==> flow/design.v <==
module mux2 #(parameter n = 16) (Out, InA, InB, Select);
	input 	[n-1:0]	InA, InB;
	input			Select;
	output 	[n-1:0]	Out;
	assign Out = Select ? InB : InA;
endmodule
module add(Out, InA, InB);
	input 		[4:0] InA, InB;
	output reg	[4:0] Out;
	always @(*) begin
		Out = InA + InB;
	end
endmodule
module SignExtend(Out, In);
	input 	[4:0] 	In;
	output 	[15:0] 	Out;
	assign Out = In[4] ? {11'b11111111111, In}:{11'b00000000000, In};
endmodule
module ALU (Out, Zero, InA, InB, ALU_opcode);
	input signed		[15:0]	InA, InB;
	input				[2:0]	ALU_opcode;
	output reg signed	[15:0]	Out;
	output reg					Zero;
	always @(*) begin
		case (ALU_opcode)
			3'd0:	Out = InA + InB;
			3'd1:	Out = InA - InB;
			3'd2:	Out = InA & InB;
			3'd3:	Out = InA | InB;
			3'd4:	Out = InA ^ InB;
			3'd5:	Out = InA >> InB[2:0];
			3'd6:	Out = InA >>> InB[2:0];
			3'd7:	Out = InA << InB[2:0];
		endcase
		Zero = (Out == 16'd0) ? 1'b1 : 1'b0;
	end
endmodule
module PC(PC, In, RST, CLK);
	input		[4:0] 	In;
	input 				CLK, RST;
	output reg	[4:0] 	PC;
	always @(posedge CLK) begin
		if (RST)
			PC <= 5'd0;
		else
			PC <= In;
	end
endmodule
module RegFile(	ReadData1, 
				ReadData2,
				REG0,
				REG1,
				REG2,
				REG3,
				REG4,
				REG5,
				REG6,
				REG7,
				WriteData, 
				ReadWriteEn, 
				WriteAddress, 
				ReadAddress1, 
				ReadAddress2, 
				RST,
				CLK);
	input 			ReadWriteEn, RST, CLK;	
	input	[2:0] 	WriteAddress, ReadAddress1, ReadAddress2;
	input	[15:0] 	WriteData;
	output 	[15:0] 	ReadData1, ReadData2;
	output	[15:0] 	REG0, REG1, REG2, REG3, REG4, REG5, REG6, REG7;
	reg 	[15:0] array_reg [7:0];
	reg 	[15:0] reg1, reg2;
	integer i;
	always @(posedge CLK) begin
		if (RST) begin
			for (i=0; i<8; i=i+1)
				array_reg[i] <= 16'd0;
		end
		else if(ReadWriteEn) begin
			if (WriteAddress != 3'd0)
				array_reg[WriteAddress] <= WriteData;	
		end
	end
	always @(*) begin 
			reg1 = array_reg[ReadAddress1];
			reg2 = array_reg[ReadAddress2];
	end	
	assign REG0 = array_reg[0];
	assign REG1 = array_reg[1];
	assign REG2 = array_reg[2];
	assign REG3 = array_reg[3];
	assign REG4 = array_reg[4];
	assign REG5 = array_reg[5];
	assign REG6 = array_reg[6];
	assign REG7 = array_reg[7];
	assign ReadData1 = reg1;
	assign ReadData2 = reg2;
endmodule
module DMEM(ReadData, Address, WriteData, WriteEn, RST, CLK);
	input 				CLK, RST, WriteEn;
	input 		[15:0] 	Address, WriteData;
	output 	 	[15:0] 	ReadData;
	reg [15:0] array_reg [15:0];
	integer i;
	always @ (posedge CLK)begin
		if (RST) begin
			for (i=0; i<16; i=i+1)
				array_reg[i] <= 16'd0;
		end
		else if (WriteEn)
			array_reg[Address[3:0]] <= WriteData;
	end
	assign ReadData = array_reg[Address[3:0]];
endmodule
module Control(PCSrc, RegSrc, RegWrEn, ALUSrc, ALUopcode, DmemWrEn, WrSrc, INST, z);
	input				z;
	input		[4:0] 	INST;
	output reg	[2:0] 	ALUopcode;
	output reg 			PCSrc, RegSrc, RegWrEn, ALUSrc, DmemWrEn, WrSrc;
	always @(*) begin
		PCSrc = 1'b0;
		RegSrc = 1'b0;
		RegWrEn = 1'b0;
		ALUSrc = 1'b0;
		DmemWrEn = 1'b0;
		WrSrc = 1'b1;
		ALUopcode = 3'd0;
		if(INST[4] == 1'b0) begin		 
			PCSrc = 1'b0;
			RegSrc = 1'b1;
			RegWrEn = 1'b1;
			ALUSrc = 1'b0; 				
			DmemWrEn = 1'b0;
			WrSrc = 1'b1;
			if(INST[3:0] == 4'b0010) ALUopcode = 3'd0; 	 
			if(INST[3:0] == 4'b0011) ALUopcode = 3'd1;	 
			if(INST[3:0] == 4'b0100) ALUopcode = 3'd2;	 
			if(INST[3:0] == 4'b0101) ALUopcode = 3'd3;	 
			if(INST[3:0] == 4'b0110) ALUopcode = 3'd4;	 
			if(INST[3:0] == 4'b1000) ALUopcode = 3'd5; 	 
			if(INST[3:0] == 4'b1001) ALUopcode = 3'd6;	 
			if(INST[3:0] == 4'b1010) ALUopcode = 3'd7;	 
		end
		else if(INST[4] == 1'd1) begin
			if(INST[3] == 1'b0) begin 			 
				PCSrc = 1'b0;
				RegSrc = 1'b1;
				RegWrEn = 1'b1;
				ALUSrc = 1'b1;
				DmemWrEn = 1'b0;
				WrSrc = 1'b1;
				if(INST[2:0] == 3'b010) ALUopcode = 3'd0; 	 
				if(INST[2:0] == 3'b100) ALUopcode = 3'd2;	 
				if(INST[2:0] == 3'b101) ALUopcode = 3'd3;	 
				if(INST[2:0] == 3'b110) ALUopcode = 3'd4;	 
			end
			else if (INST[3] == 1'b1) begin
				if (INST[3:0] == 4'b1100) begin     
					PCSrc = 1'b0;
					RegSrc = 1'b0;
					RegWrEn = 1'b1;
					ALUSrc = 1'b1;
					DmemWrEn = 1'b0;
					WrSrc = 1'b0;
					ALUopcode = 3'd0; 	 
				end
				else if (INST[3:0] == 4'b1101) begin     
					PCSrc = 1'b0;
					RegSrc = 1'b0;
					RegWrEn = 1'b0;
					ALUSrc = 1'b1;
					DmemWrEn = 1'b1;
					WrSrc = 1'b0;
					ALUopcode = 3'd0; 	 
				end
				else if (INST[3:0] == 4'b1110) begin     
					RegSrc = 1'b0;
					RegWrEn = 1'b0;
					ALUSrc = 1'b0;
					DmemWrEn = 1'b0;
					WrSrc = 1'b1;
					ALUopcode = 3'd1; 	 
					if(z == 1'b1)
						PCSrc = 1'b1;
					else	
						PCSrc = 1'b0;
				end
				else if (INST[3:0] == 4'b1111) begin     
					RegSrc = 1'b0;
					RegWrEn = 1'b0;
					ALUSrc = 1'b0;
					DmemWrEn = 1'b0;
					WrSrc = 1'b1;
					ALUopcode = 3'd1; 	 
					if(z == 1'b1)
						PCSrc = 1'b0;
					else	
						PCSrc = 1'b1;
				end
			end
		end
	end
endmodule
module Datapath (CLK, RST, INSTR, PCSrc, RegSrc, RegWrEn, ALUSrc, ALUopcode, DmemWrEn, WrSrc, INST, Zero, PC,
				REG0, REG1, REG2, REG3, REG4, REG5, REG6, REG7, ALU_result, outDMEM, ALU_A, ALU_B
				);
	input			CLK, RST, PCSrc, RegSrc, RegWrEn, ALUSrc, DmemWrEn, WrSrc;
	input 	[2:0]	ALUopcode;
	input	[15:0]	INSTR;
	output	[5:0]	PC;
	output 	[15:0]	REG0, REG1, REG2, REG3, REG4, REG5, REG6, REG7;
	output	[15:0]	ALU_result, outDMEM;
	output	[4:0]	INST;
	output			Zero;
	output	[15:0]	ALU_A, ALU_B;
	wire	[15:0]	instruction;
	wire 	[4:0]	PCout;
	wire	[4:0]	pc0, pc1, muxPC;
	wire	[2:0]	muxRegFile;
	wire	[15:0]	A, B;
	wire	[15:0]	kq_signExtend, muxALU;
	wire	[15:0]	outALU;
	wire	[15:0]	muxDataWr;
	mux2 #(.n(5)) inst0(.Select(PCSrc), .InA(pc0), .InB(pc1), .Out(muxPC));
	PC inst1(.CLK(CLK), .RST(RST), .In(muxPC), .PC(PCout));
	add inst2(.InA(5'd1), .InB(PCout), .Out(pc0));
	assign instruction = INSTR;	 
	add inst4(.InA(instruction[4:0]), .InB(PCout), .Out(pc1));
	assign PC = PCout << 1;
	assign INST = instruction[15:11];
	mux2 #(.n(3)) inst5(.Select(RegSrc), .InA(instruction[10:8]), .InB(instruction[4:2]), .Out(muxRegFile));
	RegFile inst6 (	.ReadData1(A), 
					.ReadData2(B),
					.REG0(REG0),
					.REG1(REG1),
					.REG2(REG2),
					.REG3(REG3),
					.REG4(REG4),
					.REG5(REG5),
					.REG6(REG6),
					.REG7(REG7),
					.WriteData(muxDataWr), 
					.ReadWriteEn(RegWrEn), 
					.WriteAddress(instruction[10:8]), 
					.ReadAddress1(instruction[7:5]), 
					.ReadAddress2(muxRegFile), 
					.RST(RST),
					.CLK(CLK));
	SignExtend inst7(.In(instruction[4:0]), .Out(kq_signExtend));
	mux2 #(.n(16)) inst8(.Select(ALUSrc), .InA(B), .InB(kq_signExtend), .Out(muxALU));
	ALU inst9(.InA(A), .InB(muxALU), .ALU_opcode(ALUopcode), .Out(outALU), .Zero(Zero));
	DMEM inst10(.ReadData(outDMEM), .Address(outALU), .WriteData(B), .WriteEn(DmemWrEn), .RST(RST), .CLK(CLK));
	mux2 #(.n(16)) inst11(.Select(WrSrc), .InA(outDMEM), .InB(outALU), .Out(muxDataWr));
	assign ALU_result = outALU;
	assign ALU_A = A;
	assign ALU_B = muxALU;
endmodule
module Lab4(CLK, RST, INSTR, PC, REG0, REG1, REG2, REG3, REG4, REG5, REG6, REG7, 
		inst_opcode, ALUopcode, ALU_result, Zero, outDMEM, ALU_A, ALU_B);
	input	CLK, RST;
	input		[15:0]	INSTR;
	output 		[5:0]	PC;
	output 		[15:0]	REG0, REG1, REG2, REG3, REG4, REG5, REG6, REG7;
	output 		[4:0]	inst_opcode;
	output 		[2:0]	ALUopcode;
	output 		[15:0]	ALU_result, outDMEM, ALU_A, ALU_B;
	output				Zero;
	wire 				PCSrc, RegSrc, RegWrEn, ALUSrc, DmemWrEn, WrSrc;
	Control c(.PCSrc(PCSrc), .RegSrc(RegSrc), 
			.RegWrEn(RegWrEn), .ALUSrc(ALUSrc), 
			.ALUopcode(ALUopcode), 
			.DmemWrEn(DmemWrEn), .WrSrc(WrSrc), 
			.INST(inst_opcode), .z(Zero));
	Datapath d(	.CLK(CLK), .RST(RST), .INSTR(INSTR), .PCSrc(PCSrc), .RegSrc(RegSrc), 
				.RegWrEn(RegWrEn), .ALUSrc(ALUSrc), 
				.ALUopcode(ALUopcode), .DmemWrEn(DmemWrEn), 
				.WrSrc(WrSrc), .INST(inst_opcode), .Zero(Zero), .PC(PC),
				.REG0(REG0), .REG1(REG1), .REG2(REG2), .REG3(REG3), 
				.REG4(REG4), .REG5(REG5), .REG6(REG6), .REG7(REG7), .ALU_result(ALU_result),
				.outDMEM(outDMEM), .ALU_A(ALU_A), .ALU_B(ALU_B)
				);
endmodule
Step by step through the tools: Lab4 --
Module Lab4 before and after one edit of its RTL, step after step. "before" refers to lines of the RTL above, "after" to lines of the edited file. "difference" is "after" less "before", of the values as shown. Library cell names are shortened. The mark n/a stands for no value.
Inputs: design top Lab4, clock CLK, standard-cell library sky130hd, corner tt_025C_1v80

The edit --
Unified diff, file above to edited file. This change comes from a script, not from a designer. The edited design behaves differently; no optimisation was intended.
begin of diff
@@ -267,9 +267,16 @@
 	output				Zero;
 	wire 				PCSrc, RegSrc, RegWrEn, ALUSrc, DmemWrEn, WrSrc;
-	Control c(.PCSrc(PCSrc), .RegSrc(RegSrc), 
+	wire WrSrc_m, WrSrc_s;
+	wire RegSrc_m, RegSrc_s;
+	wire PCSrc_m, PCSrc_s;
+	Control c(.PCSrc(PCSrc_m), .RegSrc(RegSrc_m), 
 			.RegWrEn(RegWrEn), .ALUSrc(ALUSrc), 
 			.ALUopcode(ALUopcode), 
-			.DmemWrEn(DmemWrEn), .WrSrc(WrSrc), 
+			.DmemWrEn(DmemWrEn), .WrSrc(WrSrc_m), 
 			.INST(inst_opcode), .z(Zero));
+	Control c_b (.PCSrc(PCSrc_s), .RegSrc(RegSrc_s), .WrSrc(WrSrc_s), .INST(~inst_opcode), .z(Zero));
+	assign WrSrc = WrSrc_m ^ WrSrc_s;
+	assign RegSrc = RegSrc_m ^ RegSrc_s;
+	assign PCSrc = PCSrc_m ^ PCSrc_s;
 	Datapath d(	.CLK(CLK), .RST(RST), .INSTR(INSTR), .PCSrc(PCSrc), .RegSrc(RegSrc), 
 				.RegWrEn(RegWrEn), .ALUSrc(ALUSrc), 
end of diff

After elaboration --
Source: Yosys, flattened and elaborated, memories not mapped. Widths are those after wreduce; folded enables and synchronous resets count as part of the registers. Registers that Yosys merges into a memory's read port (data or address) are not register bits. Print and check cells do not count. Equal cells are merged and count once. Memory sizes are those after Yosys's memory passes, which may raise the word count (mostly to a power of two), join words into wider ones and drop unused or constant bits.
Storage and ports:
- flip-flop bits (word level) | before 5, after 5, difference 0
- memory bits (writable) | before 384, after 384, difference 0
- memories kept | before 2, after 2, difference 0
- input bits | before 18, after 18, difference 0
- output and inout bits | before 207, after 207, difference 0
- elaborated cells | before 100, after 120, difference +20
Operators by class:
- add/sub/neg operators | before 4, after 4, difference 0
- equality and inequality tests | before 21, after 25, difference +4
- shift operators | before 3, after 3, difference 0
- mux-type cells | before 63, after 75, difference +12
- bitwise logic cells | before 3, after 7, difference +4
- reductions and logical operators | before 3, after 3, difference 0
Operator list:
- 1-bit two-way mux | before 33, after 45, difference +12
- 4-bit == test (second input constant) | before 7, after 11, difference +4
- 1-bit XOR | before 0, after 3, difference +3
- 5-bit inverter | before 0, after 1, difference +1
Operator kinds equal on both sides are left out: 24.

Depth --
Yosys ltp: most cells in a row. Word level: on the elaborated netlist, between registers, memories and ports. Mapped: between sequential cells and ports; inverters and the memories' decode and read muxes count.
Logic depth:
- word-level depth | before 21, after 22, difference +1
- ABC_AREA | before 0, after 0
- mapped depth | before 39, after 37, difference -2
- depth with buffers taken out | before 33, after 34, difference +1

Netlist --
The flow's flattened synthesis, as Yosys stat reports it; memories are mapped. The netlist is that of the ABC_AREA named above (0 if unset); the other value can give another one.
Cells by type:
- mux2i_1 | before 161, after 336, difference +175
- nor2_1 | before 442, after 373, difference -69
- nand3_1 | before 74, after 25, difference -49
- nand2_1 | before 167, after 120, difference -47
- nor2b_1 | before 22, after 64, difference +42
- and2_1 | before 7, after 43, difference +36
- a21oi_1 | before 72, after 48, difference -24
- and3_1 | before 30, after 7, difference -23
- o21ai_0 | before 75, after 56, difference -19
- nor3_1 | before 36, after 19, difference -17
- o211ai_1 | before 26, after 12, difference -14
- a211oi_1 | before 22, after 10, difference -12
- nor2_2 | before 12, after 0, difference -12
- o32ai_1 | before 14, after 3, difference -11
- o22ai_1 | before 11, after 21, difference +10
- clkbuf_1 | before 90, after 81, difference -9
- or2_2 | before 13, after 4, difference -9
- a31o_2 | before 10, after 1, difference -9
Cell types equal on both sides are left out: 15. The list need not be complete.
Mapped netlist:
- cell count | before 2180, after 2041, difference -139
- synthesis area (um^2) | before 23181.0, after 23069.6, difference -111.4
- sequential part of the area (um^2) | before 11631.2, after 11631.2, difference 0.0
- mapped flip-flops | before 389, after 389, difference 0
- buffers | before 171, after 147, difference -24
The figures by module come from a second, unflattened synthesis with its own total; it is not the netlist above.
Second synthesis, totals:
- cell total of the unflattened synthesis | before 1761, after 1794, difference +33
- area (unflattened synthesis) (um^2) | before 23296.1, after 23536.3, difference +240.2
Rows give one instance, submodules left out.
By module, before:
- DMEM | instances 1, cells 724, area 11577.4 um^2, seq. area 7687.4 um^2
- RegFile | instances 1, cells 411, area 6811.5 um^2, seq. area 3843.7 um^2
- ALU | instances 1, cells 485, area 3523.4 um^2, seq. area 0.0 um^2
- mux2 #(n=16) | instances 2, cells 18, area 249.0 um^2, seq. area 0.0 um^2
- add | instances 2, cells 19, area 158.9 um^2, seq. area 0.0 um^2
- Control | instances 1, cells 25, area 173.9 um^2, seq. area 0.0 um^2
- PC | instances 1, cells 10, area 131.4 um^2, seq. area 100.1 um^2
- SignExtend | instances 1, cells 16, area 120.1 um^2, seq. area 0.0 um^2
- mux2 #(n=5) | instances 1, cells 5, area 56.3 um^2, seq. area 0.0 um^2
- Datapath | instances 1, cells 8, area 52.6 um^2, seq. area 0.0 um^2
- mux2 #(n=3) | instances 1, cells 3, area 33.8 um^2, seq. area 0.0 um^2
- Lab4 | instances 1, cells 0, area 0.0 um^2, seq. area 0.0 um^2
By module, after:
- DMEM | instances 1, cells 724, area 11577.4 um^2, seq. area 7687.4 um^2
- RegFile | instances 1, cells 411, area 6811.5 um^2, seq. area 3843.7 um^2
- ALU | instances 1, cells 485, area 3544.6 um^2, seq. area 0.0 um^2
- mux2 #(n=16) | instances 2, cells 18, area 249.0 um^2, seq. area 0.0 um^2
- Control | instances 2, cells 25, area 173.9 um^2, seq. area 0.0 um^2
- add | instances 2, cells 19, area 158.9 um^2, seq. area 0.0 um^2
- PC | instances 1, cells 10, area 131.4 um^2, seq. area 100.1 um^2
- SignExtend | instances 1, cells 16, area 120.1 um^2, seq. area 0.0 um^2
- mux2 #(n=5) | instances 1, cells 5, area 56.3 um^2, seq. area 0.0 um^2
- Datapath | instances 1, cells 8, area 52.6 um^2, seq. area 0.0 um^2
- Lab4 | instances 1, cells 8, area 45.0 um^2, seq. area 0.0 um^2
- mux2 #(n=3) | instances 1, cells 3, area 33.8 um^2, seq. area 0.0 um^2

Worst setup path after synthesis --
OpenSTA on the mapped netlist: ideal clock, no wires. The path of least setup slack (recovery checks aside). Input and output delay are each 20% of the period. Register names are those of the netlist, which keeps one name where synthesis merged equal registers.
Timing path post-synthesis:
- path type | before input to output, after input to output
- start point | before input INSTR[14], after input INSTR[14]
- end point | before output Zero, after output Zero
- clock period (ns) | before 12.0, after 12.0, difference 0.0
- input delay (ns) | before 2.400, after 2.400, difference 0.000
- output delay (ns) | before 2.400, after 2.400, difference 0.000
- time at the first pin (ns) | before 2.400, after 2.400, difference 0.000
- data arrival time (ns) | before 7.384, after 6.995, difference -0.389
- data required time (ns) | before 9.600, after 9.600, difference 0.000
- slack (ns) | before 2.216, after 2.605, difference +0.389
- path delay (ns) | before 4.984, after 4.595, difference -0.389
- stages on the path | before 25, after 25, difference 0
- path buffers | before 6, after 4, difference -2
- period reached after synthesis (ns) | before 9.784, after 9.395, difference -0.389
"path delay" is the arrival time less input delay plus setup time. A path that ends at an output port has no setup time. "stages on the path" counts driving pins, that of a launching flip-flop among them; a cell with two outputs on the path counts twice. "period reached after synthesis" = period - worst setup slack (recovery checks aside). The figure is calculated, with input and output delays left at 20% of the set period. The rows between start and end are the longest chain of elaborated cells between them; the timing report does not say that the signal goes this way. Where chains are equally long, one stands for them. A line is the first line of the expression or statement that the cell stems from. Yosys adds cells for indexed reads and writes and turns some case tables into memories.
Between the ends, post-synthesis, before: path through buf_6 -> and2_1 -> buf_6 -> o31a_4 -> o32ai_2 -> o31a_1 -> buf_2 -> buf_4 -> buf_4 -> buf_4 -> ha_1 -> a21oi_1 -> xnor2_1 -> ha_1 -> a21o_1 -> a21oi_1 -> nand2_1 -> a31oi_1 -> o21ai_0 -> xor2_1 -> a32oi_1 -> nand4b_1 -> nor4_1 -> nand3_1 -> a2111oi_0, length of the longest elaborated chain 13, elaborated cells on any way between the ends 52, source lines of those cells 25, those cells by class 2 x add/sub; 18 x eq/ne; 3 x shift; 23 x mux; 3 x logic; 2 x reduce/logical; 1 x memory
Ends and longest elaborated chain, post-synthesis, before:
- start: declaration | RTL line 261 | input [15:0] INSTR;
- 4-bit by 2-bit == test with 1-bit output | RTL line 136 | if(INST[3:0] == 4'b0011) ALUopcode = 3'd1;
- 1-bit two-way mux | RTL line 136
- 2-bit two-way mux | RTL line 137 | if(INST[3:0] == 4'b0100) ALUopcode = 3'd2;
- 2-bit two-way mux | RTL line 138 | if(INST[3:0] == 4'b0101) ALUopcode = 3'd3;
- 3-bit two-way mux | RTL line 139 | if(INST[3:0] == 4'b0110) ALUopcode = 3'd4;
- 3-bit two-way mux | RTL line 140 | if(INST[3:0] == 4'b1000) ALUopcode = 3'd5;
- 3-bit two-way mux | RTL line 141 | if(INST[3:0] == 4'b1001) ALUopcode = 3'd6;
- 3-bit two-way mux | RTL line 142 | if(INST[3:0] == 4'b1010) ALUopcode = 3'd7;
- 3-bit two-way mux | RTL line 128 | if(INST[4] == 1'b0) begin
- 3-bit == test | RTL line 25 | case (ALU_opcode)
- 16-bit case mux with 8-bit select | RTL line 25
- 16-bit logical NOT | RTL line 35 | Zero = (Out == 16'd0) ? 1'b1 : 1'b0;
- 1-bit two-way mux | RTL line 35
- end: declaration | RTL line 267 | output Zero;
Nets of the timed path that keep an RTL name, with a line that drives or declares them; the list need not be complete.
Nets with RTL names, path post-synthesis, before (RTL line):
- ALU_result[10] | 25
Between the ends, post-synthesis, after: path through buf_6 -> xnor2_4 -> mux2i_1 -> o22ai_1 -> o31a_1 -> buf_4 -> buf_6 -> clkbuf_1 -> ha_1 -> nand2_1 -> o21ai_0 -> inv_1 -> ha_1 -> nor2b_1 -> o21ai_0 -> a21oi_1 -> o2111ai_1 -> a31o_2 -> o21ai_0 -> nand4b_1 -> a21oi_1 -> a2111oi_0 -> and2_2 -> nand2_1 -> nor2_1, length of the longest elaborated chain 13, elaborated cells on any way between the ends 56, source lines of those cells 27, those cells by class 2 x add/sub; 18 x eq/ne; 3 x shift; 25 x mux; 5 x logic; 2 x reduce/logical; 1 x memory
Ends and longest elaborated chain, post-synthesis, after:
- start: declaration | RTL line 261 | input [15:0] INSTR;
- 4-bit by 2-bit == test with 1-bit output | RTL line 136 | if(INST[3:0] == 4'b0011) ALUopcode = 3'd1;
- 1-bit two-way mux | RTL line 136
- 2-bit two-way mux | RTL line 137 | if(INST[3:0] == 4'b0100) ALUopcode = 3'd2;
- 2-bit two-way mux | RTL line 138 | if(INST[3:0] == 4'b0101) ALUopcode = 3'd3;
- 3-bit two-way mux | RTL line 139 | if(INST[3:0] == 4'b0110) ALUopcode = 3'd4;
- 3-bit two-way mux | RTL line 140 | if(INST[3:0] == 4'b1000) ALUopcode = 3'd5;
- 3-bit two-way mux | RTL line 141 | if(INST[3:0] == 4'b1001) ALUopcode = 3'd6;
- 3-bit two-way mux | RTL line 142 | if(INST[3:0] == 4'b1010) ALUopcode = 3'd7;
- 3-bit two-way mux | RTL line 128 | if(INST[4] == 1'b0) begin
- 3-bit == test | RTL line 25 | case (ALU_opcode)
- 16-bit case mux with 8-bit select | RTL line 25
- 16-bit logical NOT | RTL line 35 | Zero = (Out == 16'd0) ? 1'b1 : 1'b0;
- 1-bit two-way mux | RTL line 35
- end: declaration | RTL line 267 | output Zero;

Timing after layout --
Path of least setup slack in the final report of each run of set A (OpenROAD, finished layout, wires in). Where an end is a register, its clock arrival counts in the times.
Timing path after layout:
- path type | before input to output, after input to output
- start point | before input INSTR[14], after input INSTR[14]
- end point | before output Zero, after output Zero
- clock period (ns) | before 12.0, after 12.0, difference 0.0
- input delay (ns) | before 2.40, after 2.40, difference 0.00
- output delay (ns) | before 2.40, after 2.40, difference 0.00
- time at the first pin (ns) | before 2.40, after 2.40, difference 0.00
- data arrival time (ns) | before 9.09, after 8.99, difference -0.10
- data required time (ns) | before 9.60, after 9.60, difference 0.00
- slack (ns) | before 0.51, after 0.61, difference +0.10
- stages on the path | before 24, after 25, difference +1
- path buffers | before 5, after 4, difference -1
The rows between start and end are the longest chain of elaborated cells between them; the timing report does not say that the signal goes this way. Where chains are equally long, one stands for them.
Between the ends, after layout, before: path through clkdlybuf4s50_1 -> buf_4 -> nand3_1 -> nand2_1 -> buf_4 -> a211oi_1 -> or4_1 -> a31o_2 -> a21oi_1 -> xnor2_1 -> ha_1 -> a21o_1 -> a21oi_1 -> nand2_1 -> a31oi_1 -> o21ai_0 -> xor2_1 -> a32oi_1 -> nand4b_1 -> buf_4 -> nor4_1 -> nand3_1 -> a2111oi_0 -> clkdlybuf4s50_1, length of the longest elaborated chain 13, elaborated cells on any way between the ends 52, source lines of those cells 25, those cells by class 2 x add/sub; 18 x eq/ne; 3 x shift; 23 x mux; 3 x logic; 2 x reduce/logical; 1 x memory
Ends and longest elaborated chain, after layout, before:
- start: declaration | RTL line 261 | input [15:0] INSTR;
- 4-bit by 2-bit == test with 1-bit output | RTL line 136 | if(INST[3:0] == 4'b0011) ALUopcode = 3'd1;
- 1-bit two-way mux | RTL line 136
- 2-bit two-way mux | RTL line 137 | if(INST[3:0] == 4'b0100) ALUopcode = 3'd2;
- 2-bit two-way mux | RTL line 138 | if(INST[3:0] == 4'b0101) ALUopcode = 3'd3;
- 3-bit two-way mux | RTL line 139 | if(INST[3:0] == 4'b0110) ALUopcode = 3'd4;
- 3-bit two-way mux | RTL line 140 | if(INST[3:0] == 4'b1000) ALUopcode = 3'd5;
- 3-bit two-way mux | RTL line 141 | if(INST[3:0] == 4'b1001) ALUopcode = 3'd6;
- 3-bit two-way mux | RTL line 142 | if(INST[3:0] == 4'b1010) ALUopcode = 3'd7;
- 3-bit two-way mux | RTL line 128 | if(INST[4] == 1'b0) begin
- 3-bit == test | RTL line 25 | case (ALU_opcode)
- 16-bit case mux with 8-bit select | RTL line 25
- 16-bit logical NOT | RTL line 35 | Zero = (Out == 16'd0) ? 1'b1 : 1'b0;
- 1-bit two-way mux | RTL line 35
- end: declaration | RTL line 267 | output Zero;
Between the ends, after layout, after: path through clkdlybuf4s50_1 -> xor2_4 -> mux2i_4 -> buf_4 -> mux2i_1 -> a32oi_1 -> nand2_1 -> buf_4 -> o21ai_0 -> o21ai_0 -> nand2_1 -> a21oi_1 -> xnor2_1 -> ha_1 -> or3_1 -> o21ai_0 -> a31o_2 -> o21ai_0 -> nand4b_1 -> a21oi_1 -> a2111oi_0 -> and2_2 -> nand2_1 -> nor2_1 -> clkdlybuf4s50_1, length of the longest elaborated chain 13, elaborated cells on any way between the ends 56, source lines of those cells 27, those cells by class 2 x add/sub; 18 x eq/ne; 3 x shift; 25 x mux; 5 x logic; 2 x reduce/logical; 1 x memory
Ends and longest elaborated chain, after layout, after:
- start: declaration | RTL line 261 | input [15:0] INSTR;
- 4-bit by 2-bit == test with 1-bit output | RTL line 136 | if(INST[3:0] == 4'b0011) ALUopcode = 3'd1;
- 1-bit two-way mux | RTL line 136
- 2-bit two-way mux | RTL line 137 | if(INST[3:0] == 4'b0100) ALUopcode = 3'd2;
- 2-bit two-way mux | RTL line 138 | if(INST[3:0] == 4'b0101) ALUopcode = 3'd3;
- 3-bit two-way mux | RTL line 139 | if(INST[3:0] == 4'b0110) ALUopcode = 3'd4;
- 3-bit two-way mux | RTL line 140 | if(INST[3:0] == 4'b1000) ALUopcode = 3'd5;
- 3-bit two-way mux | RTL line 141 | if(INST[3:0] == 4'b1001) ALUopcode = 3'd6;
- 3-bit two-way mux | RTL line 142 | if(INST[3:0] == 4'b1010) ALUopcode = 3'd7;
- 3-bit two-way mux | RTL line 128 | if(INST[4] == 1'b0) begin
- 3-bit == test | RTL line 25 | case (ALU_opcode)
- 16-bit case mux with 8-bit select | RTL line 25
- 16-bit logical NOT | RTL line 35 | Zero = (Out == 16'd0) ? 1'b1 : 1'b0;
- 1-bit two-way mux | RTL line 35
- end: declaration | RTL line 267 | output Zero;

Measured runs --
Both versions went through the flow (Yosys, OpenROAD) with the same settings in each pair. Constraints: input delay and output delay 20% of the set period each, output load 0.01 pF.
Flow settings, set A: CORE_UTILIZATION 40, PLACE_DENSITY 0.6, period_ns 12.0, CAP_MARGIN 20, CORE_MARGIN 2, SLEW_MARGIN 20
Results, set A:
- area of the synthesized netlist (um^2) | before 23181.0, after 23069.6, difference -111.4
- area inside the die boundary (um^2) | before 59895.2, after 59611.7, difference -283.5
- standard-cell area after routing (um^2) | before 27639.0, after 27604.0, difference -35.0
- post-layout utilization (%) | before 48.1, after 48.1, difference 0.0
- worst setup slack after layout (ns) | before 0.506, after 0.606, difference +0.100
- sum of negative setup slack (ns) | before 0.000, after 0.000, difference 0.000
- smallest hold slack (ns) | before 0.604, after 0.615, difference +0.011
- power (W) | before 0.004866, after 0.005021, difference +0.000155
- achieved clock period (ns) | before 11.494, after 11.394, difference -0.100
Flow settings, set B: CELL_PAD_IN_SITES_DETAIL_PLACEMENT 0, CELL_PAD_IN_SITES_GLOBAL_PLACEMENT 1, CORE_UTILIZATION 64, GPL_TIMING_DRIVEN 1, PLACE_DENSITY_LB_ADDON 0.18, SETUP_SLACK_MARGIN -0.58, SLEW_MARGIN 40, TNS_END_PERCENT 50, period_ns 7.41, CAP_MARGIN 20, CORE_MARGIN 2
Results, set B:
- area of the synthesized netlist (um^2) | before 23181.0, after 23069.6, difference -111.4
- area inside the die boundary (um^2) | before 37758.3, after 37581.7, difference -176.6
- standard-cell area after routing (um^2) | before 30762.0, after 30257.8, difference -504.2
- post-layout utilization (%) | before 86.3, after 85.1, difference -1.2
- worst setup slack after layout (ns) | before -0.624, after -0.492, difference +0.132
- sum of negative setup slack (ns) | before -9.859, after -6.040, difference +3.819
- smallest hold slack (ns) | before 0.656, after 0.665, difference +0.009
- power (W) | before 0.009046, after 0.009255, difference +0.000209
- achieved clock period (ns) | before 8.034, after 7.902, difference -0.132
"achieved clock period" = clock period - worst setup slack. The figure is calculated, with input and output delays left at 20% of the set period. "power" is the tool's figure for a default switching activity; nothing was simulated.
